==> flow/design.v <==
module sort_pipe #(
parameter DATA_WIDTH='d8
)(
input 				          clk,
input 				          rst_n,
input 					      client_val,
input [(8*DATA_WIDTH)-1:0]    client_data,
output reg                    client_rdy,
input 				          sort_rdy,
output reg                    sort_val,
output reg [8*DATA_WIDTH-1:0]   sort_data
);
reg [DATA_WIDTH-1 : 0] D0;
reg [DATA_WIDTH-1 : 0] D1;
reg [DATA_WIDTH-1 : 0] D2;
reg [DATA_WIDTH-1 : 0] D3;
reg [DATA_WIDTH-1 : 0] D4;
reg [DATA_WIDTH-1 : 0] D5;
reg [DATA_WIDTH-1 : 0] D6;
reg [DATA_WIDTH-1 : 0] D7;
reg [DATA_WIDTH-1:0] P0_C0_MAX;
reg [DATA_WIDTH-1:0] P0_C0_MIN;
reg [DATA_WIDTH-1:0] P0_C1_MIN;
reg [DATA_WIDTH-1:0] P0_C1_MAX;
reg [DATA_WIDTH-1:0] P0_C2_MAX;
reg [DATA_WIDTH-1:0] P0_C2_MIN;
reg [DATA_WIDTH-1:0] P0_C3_MIN;
reg [DATA_WIDTH-1:0] P0_C3_MAX;
reg [DATA_WIDTH-1:0] P1_C0_MAX;
reg [DATA_WIDTH-1:0] P1_C0_MIN;
reg [DATA_WIDTH-1:0] P1_C1_MIN;
reg [DATA_WIDTH-1:0] P1_C1_MAX;
reg [DATA_WIDTH-1:0] P1_C2_MAX;
reg [DATA_WIDTH-1:0] P1_C2_MIN;
reg [DATA_WIDTH-1:0] P1_C3_MIN;
reg [DATA_WIDTH-1:0] P1_C3_MAX;
reg [DATA_WIDTH-1:0] P2_C0_MIN;
reg [DATA_WIDTH-1:0] P2_C0_MAX;
reg [DATA_WIDTH-1:0] P2_C1_MIN;
reg [DATA_WIDTH-1:0] P2_C1_MAX;
reg [DATA_WIDTH-1:0] P3_C0_MIN;
reg [DATA_WIDTH-1:0] P3_C0_MAX;
reg [DATA_WIDTH-1:0] P3_C1_MIN;
reg [DATA_WIDTH-1:0] P3_C1_MAX;
reg [DATA_WIDTH-1:0] P3_C2_MIN;
reg [DATA_WIDTH-1:0] P3_C2_MAX;
reg [DATA_WIDTH-1:0] P3_C3_MIN;
reg [DATA_WIDTH-1:0] P3_C3_MAX;
reg [DATA_WIDTH-1:0] P4_C0_MIN;
reg [DATA_WIDTH-1:0] P4_C0_MAX;
reg [DATA_WIDTH-1:0] P4_C1_MAX;
reg [DATA_WIDTH-1:0] P4_C1_MIN;
reg [DATA_WIDTH-1:0] P4_C2_MIN;
reg [DATA_WIDTH-1:0] P4_C2_MAX;
reg [DATA_WIDTH-1:0] P4_C3_MAX;
reg [DATA_WIDTH-1:0] P4_C3_MIN;
reg [DATA_WIDTH-1:0] P5_C0_MIN;
reg [DATA_WIDTH-1:0] P5_C0_MAX;
reg [DATA_WIDTH-1:0] P5_C1_MAX;
reg [DATA_WIDTH-1:0] P5_C1_MIN;
reg [DATA_WIDTH-1:0] P5_C2_MIN;
reg [DATA_WIDTH-1:0] P5_C2_MAX;
reg [DATA_WIDTH-1:0] P5_C3_MAX;
reg [DATA_WIDTH-1:0] P5_C3_MIN;
reg [DATA_WIDTH-1:0] P2_C0_MIN_D;
reg [DATA_WIDTH-1:0] P2_C2_MIN_D;
reg [DATA_WIDTH-1:0] P2_C1_MAX_D;
reg [DATA_WIDTH-1:0] P2_C3_MAX_D;
reg [DATA_WIDTH-1:0] P4_C0_MIN_D;
reg [DATA_WIDTH-1:0] P4_C0_MAX_D;
reg [DATA_WIDTH-1:0] P4_C3_MIN_D;
reg [DATA_WIDTH-1:0] P4_C3_MAX_D;
reg [DATA_WIDTH-1:0] P5_C0_MIN_D;
reg [DATA_WIDTH-1:0] P5_C3_MAX_D;
reg [7:0] vld;
wire adv = ~vld[7] | sort_rdy;
always @(posedge clk or negedge rst_n) begin
if(~rst_n) D0 <= 'b0;
else if(adv) D0 <= client_data[DATA_WIDTH-1 : 0];
end
always @(posedge clk or negedge rst_n) begin
if(~rst_n) D1 <= 'b0;
else if(adv) D1 <=client_data[(2*DATA_WIDTH)-1 : DATA_WIDTH]; 
end
always @(posedge clk or negedge rst_n) begin
if(~rst_n) D2 <= 'b0;
else if(adv) D2 <=client_data[(3*DATA_WIDTH)-1 :(2*DATA_WIDTH)];
end 
always @(posedge clk or negedge rst_n) begin
if(~rst_n) D3 <= 'b0;
else if(adv) D3 <=client_data[(4*DATA_WIDTH)-1 :(3*DATA_WIDTH)];
end 
always @(posedge clk or negedge rst_n) begin
if(~rst_n) D4 <= 'b0;
else if(adv) D4 <=client_data[(5*DATA_WIDTH)-1 :(4*DATA_WIDTH)];
end 
always @(posedge clk or negedge rst_n) begin
if(~rst_n) D5 <= 'b0;
else if(adv) D5 <=client_data[(6*DATA_WIDTH)-1 :(5*DATA_WIDTH)];
end 
always @(posedge clk or negedge rst_n) begin
if(~rst_n) D6 <= 'b0;
else if(adv) D6 <=client_data[(7*DATA_WIDTH)-1 :(6*DATA_WIDTH)];
end 
always @(posedge clk or negedge rst_n) begin
if(~rst_n) D7 <= 'b0;
else if(adv) D7 <=client_data[(8*DATA_WIDTH)-1 :(7*DATA_WIDTH)]; 
end 
always @(posedge clk or negedge rst_n) begin
	if(~rst_n) P0_C0_MIN <= 'b0;
	else if (adv) if (D0 < D1) begin
		P0_C0_MIN <= D0;
	end
	else P0_C0_MIN <= D1;
end
always @(posedge clk or negedge rst_n) begin
	if(~rst_n) P0_C0_MAX <= 'b0;
	else if (adv) if (D0 > D1) begin
		P0_C0_MAX <= D0;
	end
	else P0_C0_MAX <= D1;
end
always @(posedge clk or negedge rst_n) begin
	if(~rst_n) P0_C1_MIN <= 'b0;
	else if (adv) if (D2 < D3) begin
		P0_C1_MIN <= D2;
	end
	else P0_C1_MIN <= D3;
end
always @(posedge clk or negedge rst_n) begin
	if(~rst_n) P0_C1_MAX <= 'b0;
	else if (adv) if (D2 > D3) begin
		P0_C1_MAX <= D2;
	end
	else P0_C1_MAX <= D3;
end
always @(posedge clk or negedge rst_n) begin
	if(~rst_n) P0_C2_MIN <= 'b0;
	else if (adv) if (D4 < D5) begin
		P0_C2_MIN <= D4;
	end
	else P0_C2_MIN <= D5;
end
always @(posedge clk or negedge rst_n) begin
	if(~rst_n) P0_C2_MAX <= 'b0;
	else if (adv) if (D4 > D5) begin
		P0_C2_MAX <= D4;
	end
	else P0_C2_MAX <= D5;
end
always @(posedge clk or negedge rst_n) begin
	if(~rst_n) P0_C3_MIN <= 'b0;
	else if (adv) if (D6 < D7) begin
		P0_C3_MIN <= D6;
	end
	else P0_C3_MIN <= D7;
end
always @(posedge clk or negedge rst_n) begin
	if(~rst_n) P0_C3_MAX <= 'b0;
	else if (adv) if (D6 > D7) begin
		P0_C3_MAX <= D6;
	end
	else P0_C3_MAX <= D7;
end
always @(posedge clk or negedge rst_n) begin
if(~rst_n) P1_C0_MIN <= 'b0;
	else if (adv) if (P0_C0_MIN < P0_C1_MIN) begin
		P1_C0_MIN <=P0_C0_MIN;
	end
	else P1_C0_MIN <= P0_C1_MIN;
end
always @(posedge clk or negedge rst_n) begin
if(~rst_n) P1_C0_MAX <= 'b0;
	else if (adv) if (P0_C0_MIN >P0_C1_MIN) begin
		P1_C0_MAX <=P0_C0_MIN;
	end
	else P1_C0_MAX <= P0_C1_MIN;
end
always @(posedge clk or negedge rst_n) begin
if(~rst_n) P1_C1_MIN <= 'b0;
	else if (adv) if (P0_C0_MAX < P0_C1_MAX) begin
		P1_C1_MIN <=P0_C0_MAX;
	end
	else P1_C1_MIN <= P0_C1_MAX;
end
always @(posedge clk or negedge rst_n) begin
if(~rst_n) P1_C1_MAX <= 'b0;
	else if (adv) if (P0_C0_MAX >P0_C1_MAX) begin
		P1_C1_MAX <=P0_C0_MAX;
	end
	else P1_C1_MAX <= P0_C1_MAX;
end
always @(posedge clk or negedge rst_n) begin
if(~rst_n) P1_C2_MIN <= 'b0;
	else if (adv) if (P0_C2_MIN < P0_C3_MIN) begin
		P1_C2_MIN <=P0_C2_MIN;
	end
	else P1_C2_MIN <= P0_C3_MIN;
end
always @(posedge clk or negedge rst_n) begin
if(~rst_n) P1_C2_MAX <= 'b0;
	else if (adv) if (P0_C2_MIN >P0_C3_MIN) begin
		P1_C2_MAX <=P0_C2_MIN;
end
	else P1_C2_MAX <= P0_C3_MIN;
end
always @(posedge clk or negedge rst_n) begin
if(~rst_n) P1_C3_MIN <= 'b0;
	else if (adv) if (P0_C2_MAX < P0_C3_MAX) begin
		P1_C3_MIN <=P0_C2_MAX;
	end
	else P1_C3_MIN <= P0_C3_MAX;
end
always @(posedge clk or negedge rst_n) begin
if(~rst_n) P1_C3_MAX <= 'b0;
	else if (adv) if (P0_C2_MAX >P0_C3_MAX) begin
		P1_C3_MAX <=P0_C2_MAX;
	end
	else P1_C3_MAX <= P0_C3_MAX;
end
always @(posedge clk or negedge rst_n) begin
if(~rst_n) P2_C0_MIN <= 'b0;
else if (adv) if(P1_C0_MAX<P1_C1_MIN)begin
       P2_C0_MIN<=P1_C0_MAX;
end
	 else P2_C0_MIN<=P1_C1_MIN;
	end
always @(posedge clk or negedge rst_n) begin  
if(~rst_n) P2_C0_MAX <= 'b0;
else if (adv) if(P1_C0_MAX>P1_C1_MIN) begin
     P2_C0_MAX<=P1_C0_MAX;
	 end
	 else P2_C0_MAX<=P1_C1_MIN;
	 end
always @(posedge clk or negedge rst_n) begin
if(~rst_n) P2_C1_MIN <= 'b0;
else if (adv) if(P1_C2_MAX<P1_C3_MIN)begin
     P2_C1_MIN<=P1_C2_MAX;
	 end
	 else P2_C1_MIN<=P1_C3_MIN;
	 end
always @(posedge clk or negedge rst_n) begin  
if(~rst_n) P2_C1_MAX <= 'b0;
else if (adv) if(P1_C2_MAX>P1_C3_MIN)begin
     P2_C1_MAX<=P1_C2_MAX;
	 end
	 else P2_C1_MAX<=P1_C3_MIN;
	 end
always @(posedge clk or negedge rst_n) begin
if(~rst_n) P3_C0_MIN <= 'b0;
else if (adv) if(P2_C0_MIN_D<P2_C2_MIN_D)begin
     P3_C0_MIN<=P2_C0_MIN_D;
	 end
	 else P3_C0_MIN<=P2_C2_MIN_D;
end
always @(posedge clk or negedge rst_n) begin
if(~rst_n) P3_C2_MIN <= 'b0;
else if (adv) if(P2_C0_MIN_D<P2_C2_MIN_D)begin
     P3_C2_MIN<=P2_C2_MIN_D;
	 end
	 else P3_C2_MIN<=P2_C0_MIN_D;
end
always @(posedge clk or negedge rst_n) begin
if(~rst_n) P3_C0_MAX <= 'b0;
else if (adv) if(P2_C0_MIN<P2_C1_MIN)begin
     P3_C0_MAX<=P2_C0_MIN;
	 end
	 else P3_C0_MAX<=P2_C1_MIN;
	 end
always @(posedge clk or negedge rst_n) begin
if(~rst_n) P3_C2_MAX <= 'b0;
else if (adv) if(P2_C0_MIN<P2_C1_MIN)begin
     P3_C2_MAX<=P2_C1_MIN;
	 end
	 else P3_C2_MAX<=P2_C0_MIN;
 end
 always @(posedge clk or negedge rst_n) begin
 if(~rst_n)P3_C1_MIN<='b0;
 else if (adv) if(P2_C0_MAX<P2_C1_MAX)begin
  P3_C1_MIN<=P2_C0_MAX;
  end
  else P3_C1_MIN<=P2_C1_MAX;
  end
   always @(posedge clk or negedge rst_n) begin
 if(~rst_n)P3_C3_MIN<='b0;
 else if (adv) if(P2_C0_MAX<P2_C1_MAX)begin
  P3_C3_MIN<=P2_C1_MAX;
  end
  else P3_C3_MIN<=P2_C0_MAX;
  end
  always @(posedge clk or negedge rst_n) begin
 if(~rst_n)P3_C1_MAX<='b0;
 else if (adv) if(P2_C1_MAX_D<P2_C3_MAX_D)begin
  P3_C1_MAX<=P2_C1_MAX_D;
  end
  else P3_C1_MAX<=P2_C3_MAX_D;
  end
   always @(posedge clk or negedge rst_n) begin
 if(~rst_n)P3_C3_MAX<='b0;
 else if (adv) if(P2_C1_MAX_D<P2_C3_MAX_D)begin
  P3_C3_MAX<=P2_C3_MAX_D;
  end
  else P3_C3_MAX<=P2_C1_MAX_D;
  end
always @(posedge clk or negedge rst_n) begin
  if(~rst_n)P4_C1_MIN<='b0;
  else if (adv) if(P3_C1_MIN>P3_C2_MIN)begin
  P4_C1_MIN<=P3_C2_MIN;
  end
  else P4_C1_MIN <=P3_C1_MIN;
  end
always @(posedge clk or negedge rst_n) begin
  if(~rst_n)P4_C2_MIN<='b0;
  else if (adv) if(P3_C1_MIN>P3_C2_MIN)begin
  P4_C2_MIN<=P3_C1_MIN;
  end
  else P4_C2_MIN <=P3_C2_MIN;
  end 
always @(posedge clk or negedge rst_n) begin
   if(~rst_n) P4_C1_MAX<='b0;
   else if (adv) if(P3_C1_MAX<P3_C2_MAX)begin
   P4_C1_MAX<=P3_C1_MAX;
   end
   else  P4_C1_MAX<=P3_C2_MAX;
   end
always @(posedge clk or negedge rst_n) begin
   if(~rst_n)P4_C2_MAX<='b0;
   else if (adv) if(P3_C1_MAX<P3_C2_MAX)begin
   P4_C2_MAX<=P3_C2_MAX;
   end
   else P4_C2_MAX<=P3_C1_MAX;
   end
always @(posedge clk or negedge rst_n) begin
   if(~rst_n)P5_C0_MAX<='b0;
   else if (adv) if(P4_C0_MAX_D>P4_C1_MIN)begin
   P5_C0_MAX<=P4_C1_MIN;
   end
   else P5_C0_MAX<=P4_C0_MAX_D;
   end
always @(posedge clk or negedge rst_n) begin
   if(~rst_n)P5_C1_MIN<='b0;
   else if (adv) if(P4_C0_MAX_D>P4_C1_MIN)begin
   P5_C1_MIN<=P4_C0_MAX_D;
   end
   else  P5_C1_MIN<=P4_C1_MIN;
end
always @(posedge clk or negedge rst_n) begin
   if(~rst_n)P5_C1_MAX<='b0;
   else if (adv) if(P4_C1_MAX>P4_C2_MIN)begin
   P5_C1_MAX<=P4_C2_MIN;
   end
   else  P5_C1_MAX<=P4_C1_MAX;
end
always @(posedge clk or negedge rst_n) begin
   if(~rst_n)P5_C2_MIN<='b0;
   else if (adv) if(P4_C1_MAX>P4_C2_MIN)begin
   P5_C2_MIN<=P4_C1_MAX;
   end
   else P5_C2_MIN<=P4_C2_MIN;
   end
always @(posedge clk or negedge rst_n) begin
   if(~rst_n)P5_C2_MAX<='b0;
   else if (adv) if(P4_C2_MAX>P4_C3_MIN_D)begin
   	P5_C2_MAX<=P4_C3_MIN_D;
   end
   else  P5_C2_MAX<=P4_C2_MAX;
end
always @(posedge clk or negedge rst_n) begin
   if(~rst_n)P5_C3_MIN<='b0;
   else if (adv) if(P4_C2_MAX>P4_C3_MIN_D)begin
   P5_C3_MIN<=P4_C2_MAX;
   end
   else P5_C3_MIN<=P4_C3_MIN_D;
   end
always @(posedge clk or negedge rst_n) begin
   if(~rst_n) begin
      P2_C0_MIN_D <= 'b0; P2_C2_MIN_D <= 'b0; P2_C1_MAX_D <= 'b0; P2_C3_MAX_D <= 'b0;
      P4_C0_MIN_D <= 'b0; P4_C0_MAX_D <= 'b0; P4_C3_MIN_D <= 'b0; P4_C3_MAX_D <= 'b0;
      P5_C0_MIN_D <= 'b0; P5_C3_MAX_D <= 'b0;
   end
   else if (adv) begin
      P2_C0_MIN_D <= P1_C0_MIN; P2_C2_MIN_D <= P1_C2_MIN; P2_C1_MAX_D <= P1_C1_MAX; P2_C3_MAX_D <= P1_C3_MAX;
      P4_C0_MIN_D <= P3_C0_MIN; P4_C0_MAX_D <= P3_C0_MAX; P4_C3_MIN_D <= P3_C3_MIN; P4_C3_MAX_D <= P3_C3_MAX;
      P5_C0_MIN_D <= P4_C0_MIN_D; P5_C3_MAX_D <= P4_C3_MAX_D;
   end
end
always @(posedge clk or negedge rst_n) begin
   if(~rst_n) vld <= 'b0;
   else if (adv) vld <= {vld[6:0], client_val};
end
always @(posedge clk or negedge rst_n) begin
   if(~rst_n) sort_data <= 64'b0;
   else if (adv)
     sort_data <= {P5_C0_MIN_D,P5_C0_MAX,P5_C1_MIN,P5_C1_MAX,P5_C2_MIN,P5_C2_MAX,P5_C3_MIN,P5_C3_MAX_D};
end
always @(*) begin
   sort_val   = vld[7];
   client_rdy = adv;
end
endmodule
Step by step through the tools: sort_pipe
Tool output for the design above, in the order of the flow. Line numbers count from 1 in the design file above. Operators: Yosys type, input widths -> output width; for muxes data width and select width s. A cell with - has no value.

Design top: sort_pipe. Clock input: clk. Library: sky130hd. Corner: tt_025C_1v80.

Elaborated design
Yosys after proc, flatten, opt, wreduce and memory -nomap, before mapping. Enables and synchronous resets that opt folds into registers are not counted as muxes. Memory bits, and registers merged into a memory's read port (data or address), are not among the register bits. Print and check cells are not counted. Equal cells are merged and count once.

Order comparisons: 29. Under multiplexer cells stands 38. The entry for bitwise operators reads 2.

Operators by type and width (count): $mux 8 (38); $lt 8x8->1 (15); $gt 8x8->1 (14); $or 1x1->1 (1); $not 1->1 (1).

For bits in registers the number is 520. For input port bits the number is 68. The entry for output and inout bits reads 66. Under cells after elaboration stands 127.

Logic depth
Longest topological path by Yosys (ltp), each cell counted once; first at word level (registers and memories cut), then after technology mapping (sequential cells cut; the memories' decode and read muxes count).

Depth in word-level cells: 2. For ABC_AREA the number is 0. The figure for gate-level depth with buffers is 8. The entry for gate-level depth less buffers reads 7.

Synthesis result
Yosys stat after the flow's synthesis: flattened, memories mapped to cells. It holds for the ABC_AREA given above (unset counts as 0); a run with the other value may have another netlist.

Cells by type: sky130_fd_sc_hd__dfrtp_1 (count 520, area in all 1.3E+04 µm²); sky130_fd_sc_hd__nand2_1 (count 604, area in all 2.27E+03 µm²); sky130_fd_sc_hd__ha_1 (count 147, area in all 1.84E+03 µm²); sky130_fd_sc_hd__nand3_1 (count 347, area in all 1.74E+03 µm²); sky130_fd_sc_hd__o21ai_0 (count 248, area in all 1241.19 µm²); sky130_fd_sc_hd__o211ai_1 (count 123, area in all 923.386 µm²); sky130_fd_sc_hd__a31oi_1 (count 144, area in all 900.864 µm²); sky130_fd_sc_hd__nor2_1 (count 191, area in all 716.938 µm²); sky130_fd_sc_hd__a22oi_1 (count 80, area in all 600.576 µm²); sky130_fd_sc_hd__nand4_1 (count 94, area in all 588.064 µm²); sky130_fd_sc_hd__inv_1 (count 147, area in all 551.779 µm²); sky130_fd_sc_hd__buf_2 (count 96, area in all 480.461 µm²); sky130_fd_sc_hd__nor2b_1 (count 57, area in all 356.592 µm²); sky130_fd_sc_hd__a21oi_1 (count 62, area in all 310.298 µm²); sky130_fd_sc_hd__and2_1 (count 45, area in all 281.52 µm²); sky130_fd_sc_hd__o21ai_1 (count 49, area in all 245.235 µm²); sky130_fd_sc_hd__clkbuf_1 (count 57, area in all 213.955 µm²); sky130_fd_sc_hd__a211oi_4 (count 9, area in all 180.173 µm²).

Other cell types: 20; their cells: 201.

Under cells in the netlist stands 3221. Under mapped area stands 28244.6 µm². Under area of sequential cells stands 13012.5 µm². For flip-flop cells the number is 520. The figure for buffers is 188.

Timing after synthesis
Source: OpenSTA report_checks on the synthesized netlist (no wires, ideal clock, input and output delay 20% of the period each), path of least setup slack; recovery checks are left aside. Register names are those of the netlist, which keeps one name where synthesis merged equal registers.

Kind: input -> output. Start: in sort_rdy. End: out client_rdy. For period the number is 3.0 ns. Under input delay stands 0.600 ns. The figure for external output delay is 0.600 ns. For time at the first pin the number is 0.600 ns. The figure for arrival is 1.296 ns. Under data required time stands 2.400 ns. Under path slack stands 1.104 ns. For path delay the number is 0.696 ns. Stages: 5. For buffers on the path the number is 3. Under synthesis period reached stands 1.896 ns.

"path delay" = arrival - input delay + setup time. At an output port there is no setup time. "stages" counts driving pins, that of a launching flip-flop among them; a cell with two outputs on the path counts twice. "synthesis period reached" is the clock period less the worst setup slack; recovery checks do not enter. This is arithmetic on one report: input and output delays are still those of the set period (20% each). Between the ends stands the longest chain of elaborated cells between them, by number of cells; it is not shown to be the way that was timed. Of several equally long chains one is given. A line is the first line of the expression or statement that the cell stems from. Yosys adds cells for indexed reads and writes and turns some case tables into memories.

Path through: sky130_fd_sc_hd__nor2b_2 > sky130_fd_sc_hd__inv_2 > sky130_fd_sc_hd__buf_4 > sky130_fd_sc_hd__buf_2 > sky130_fd_sc_hd__buf_2. For cells in the longest elaborated chain the number is 1. Under elaborated cells between the ends (all ways) stands 1. The entry for source lines of those cells reads 1. Those cells by class: logic: 1.

Ends and longest elaborated chain, post-synthesis: from (decl) (RTL line 9) `input sort_rdy,`; $or 1x1->1 (RTL line 76) `wire adv = ~vld[7] | sort_rdy;`; to (decl) (RTL line 8) `output reg                    client_rdy,`.

Timing after layout
Path of least setup slack in the final report of flow run 1 (OpenROAD, finished layout, wires in). Where an end is a register, its clock arrival counts in the times.

Kind: register -> register. Start: reg P3_C1_MIN[3]. End: reg P4_C2_MIN[0]. For period the number is 1.97 ns. The entry for library setup time reads 0.10 ns. For time at the first pin the number is 0.64 ns. The figure for arrival is 2.45 ns. Under data required time stands 2.51 ns. Under path slack stands 0.05 ns. Stages: 9. For buffers on the path the number is 3.

Between the ends stands the longest chain of elaborated cells between them, by number of cells; it is not shown to be the way that was timed. Of several equally long chains one is given. A register here has more assigning lines than the two given.

Path through: sky130_fd_sc_hd__dfrtp_1 > sky130_fd_sc_hd__ha_4 > sky130_fd_sc_hd__buf_12 > sky130_fd_sc_hd__a21oi_4 > sky130_fd_sc_hd__a211oi_4 > sky130_fd_sc_hd__buf_4 > sky130_fd_sc_hd__buf_12 > sky130_fd_sc_hd__o21ai_2 > sky130_fd_sc_hd__a31oi_1. For cells in the longest elaborated chain the number is 2. Under elaborated cells between the ends (all ways) stands 2. Those cells by class: compare: 1; mux: 1.

Ends and longest elaborated chain, after layout: from (decl) (RTL line 43) `reg [DATA_WIDTH-1:0] P3_C1_MIN;`; from (assign) (RTL line 278) `if(~rst_n)P3_C1_MIN<='b0;`; from (assign) (RTL line 280) `P3_C1_MIN<=P2_C0_MAX;`; $gt 8x8->1 (RTL line 314) `else if (adv) if(P3_C1_MIN>P3_C2_MIN)begin`; $mux 8 (RTL line 314); to (assign) (RTL line 313) `if(~rst_n)P4_C2_MIN<='b0;`; to (assign) (RTL line 315) `P4_C2_MIN<=P3_C1_MIN;`; to (decl) (RTL line 53) `reg [DATA_WIDTH-1:0] P4_C2_MIN;`.

==> results <==
Design sort_pipe on sky130hd. What follows are 6 stored runs of the flow, each under its own settings; their order means nothing. The constraints put input and output delay at 20% of the set period each and load the outputs with 0.01 pF. "achieved period": clock period set for the run, less the worst setup slack. It is reckoned from that one timing run; input and output delays stay at 20% of the period that was set. "critical setup path time": the worst setup path's part of the clock period (all of it between registers, 20% less for each end at a port) less its slack. A launch clock that arrives late makes it longer, a capture clock that arrives late makes it shorter. "total design power" is the tool's figure for a default switching activity; nothing was simulated.

Flow run 1 has these settings: CELL_PAD_IN_SITES_DETAIL_PLACEMENT 0; CELL_PAD_IN_SITES_GLOBAL_PLACEMENT 3; CORE_ASPECT_RATIO 1.28; CORE_MARGIN 10; CORE_UTILIZATION 40; GPL_ROUTABILITY_DRIVEN 1; HOLD_SLACK_MARGIN -0.02; MAX_ROUTING_LAYER met5; MIN_ROUTING_LAYER met2; PLACE_DENSITY_LB_ADDON 0.14; SETUP_SLACK_MARGIN 0.51; SLEW_MARGIN 30; period_ns 1.97; CAP_MARGIN 20. The lowest setup slack comes to 0.052 ns. The standard-cell area after routing is 40929.3 µm². The measured synthesized cell area is 28244.6 µm². The total design power reads 87.965 mW. The utilization of the finished layout stands at 58.3%. For the die area the run shows 81720.2 µm². The summed negative setup slack comes to 0.000 ns. The critical setup path time reads 1.92 ns. Worst path kind: register -> register. The achieved period is 1.918 ns.

Flow run 2 has these settings: CORE_UTILIZATION 66; GPL_ROUTABILITY_DRIVEN 1; GPL_TIMING_DRIVEN 0; PLACE_DENSITY 0.8; period_ns 2.39; CAP_MARGIN 20; CORE_MARGIN 2; SLEW_MARGIN 20. The lowest setup slack comes to 0.001 ns. The standard-cell area after routing is 32312.2 µm². The measured synthesized cell area is 28244.6 µm². The total design power reads 55.970 mW. The utilization of the finished layout stands at 76.7%. For the die area the run shows 44466.2 µm². The summed negative setup slack comes to 0.000 ns. The critical setup path time reads 2.39 ns. Worst path kind: register -> register. The achieved period is 2.389 ns.

Flow run 3 has these settings: CORE_UTILIZATION 40; PLACE_DENSITY 0.6; period_ns 3.0; CAP_MARGIN 20; CORE_MARGIN 2; SLEW_MARGIN 20. The lowest setup slack comes to 0.502 ns. The standard-cell area after routing is 32388.6 µm². The measured synthesized cell area is 28244.6 µm². The total design power reads 41.716 mW. The utilization of the finished layout stands at 46.3%. For the die area the run shows 72754.3 µm². The summed negative setup slack comes to 0.000 ns. The critical setup path time reads 1.30 ns. Worst path kind: input -> output. The achieved period is 2.498 ns.

Flow run 4 has these settings: CORE_UTILIZATION 40; MAX_ROUTING_LAYER met4; MIN_ROUTING_LAYER met2; PLACE_DENSITY 0.6; period_ns 3.0; CAP_MARGIN 20; CORE_MARGIN 2; SLEW_MARGIN 20. The lowest setup slack comes to 0.493 ns. The standard-cell area after routing is 32347.3 µm². The measured synthesized cell area is 28244.6 µm². The total design power reads 42.714 mW. The utilization of the finished layout stands at 46.2%. For the die area the run shows 72754.3 µm². The summed negative setup slack comes to 0.000 ns. The critical setup path time reads 1.31 ns. Worst path kind: input -> output. The achieved period is 2.507 ns.

Flow run 5 has these settings: CELL_PAD_IN_SITES_DETAIL_PLACEMENT 2; CORE_ASPECT_RATIO 1.06; CORE_MARGIN 8; CORE_UTILIZATION 41; CTS_CLUSTER_SIZE 84; GPL_TIMING_DRIVEN 1; HOLD_SLACK_MARGIN -0.07; MAX_ROUTING_LAYER met4; MIN_ROUTING_LAYER met1; PLACE_DENSITY_LB_ADDON 0.16; TNS_END_PERCENT 90; period_ns 1.41; CAP_MARGIN 20; SLEW_MARGIN 20. Outcome: not finished: clock tree synthesis ended with error DPL-0033.

Flow run 6 has these settings: CELL_PAD_IN_SITES_DETAIL_PLACEMENT 0; CELL_PAD_IN_SITES_GLOBAL_PLACEMENT 0; CORE_ASPECT_RATIO 1.49; CORE_MARGIN 10; CORE_UTILIZATION 40; CTS_CLUSTER_SIZE 95; GPL_ROUTABILITY_DRIVEN 1; HOLD_SLACK_MARGIN -0.02; MAX_ROUTING_LAYER met5; MIN_ROUTING_LAYER met2; PLACE_DENSITY_LB_ADDON 0.14; SETUP_SLACK_MARGIN 0.51; SLEW_MARGIN 30; period_ns 1.97; CAP_MARGIN 20. The lowest setup slack comes to -0.059 ns. The standard-cell area after routing is 41767.6 µm². The measured synthesized cell area is 28244.6 µm². The total design power reads 89.909 mW. The utilization of the finished layout stands at 59.9%. For the die area the run shows 81853.8 µm². The summed negative setup slack comes to -0.168 ns. The critical setup path time reads 2.03 ns. Worst path kind: register -> register. The achieved period is 2.029 ns.
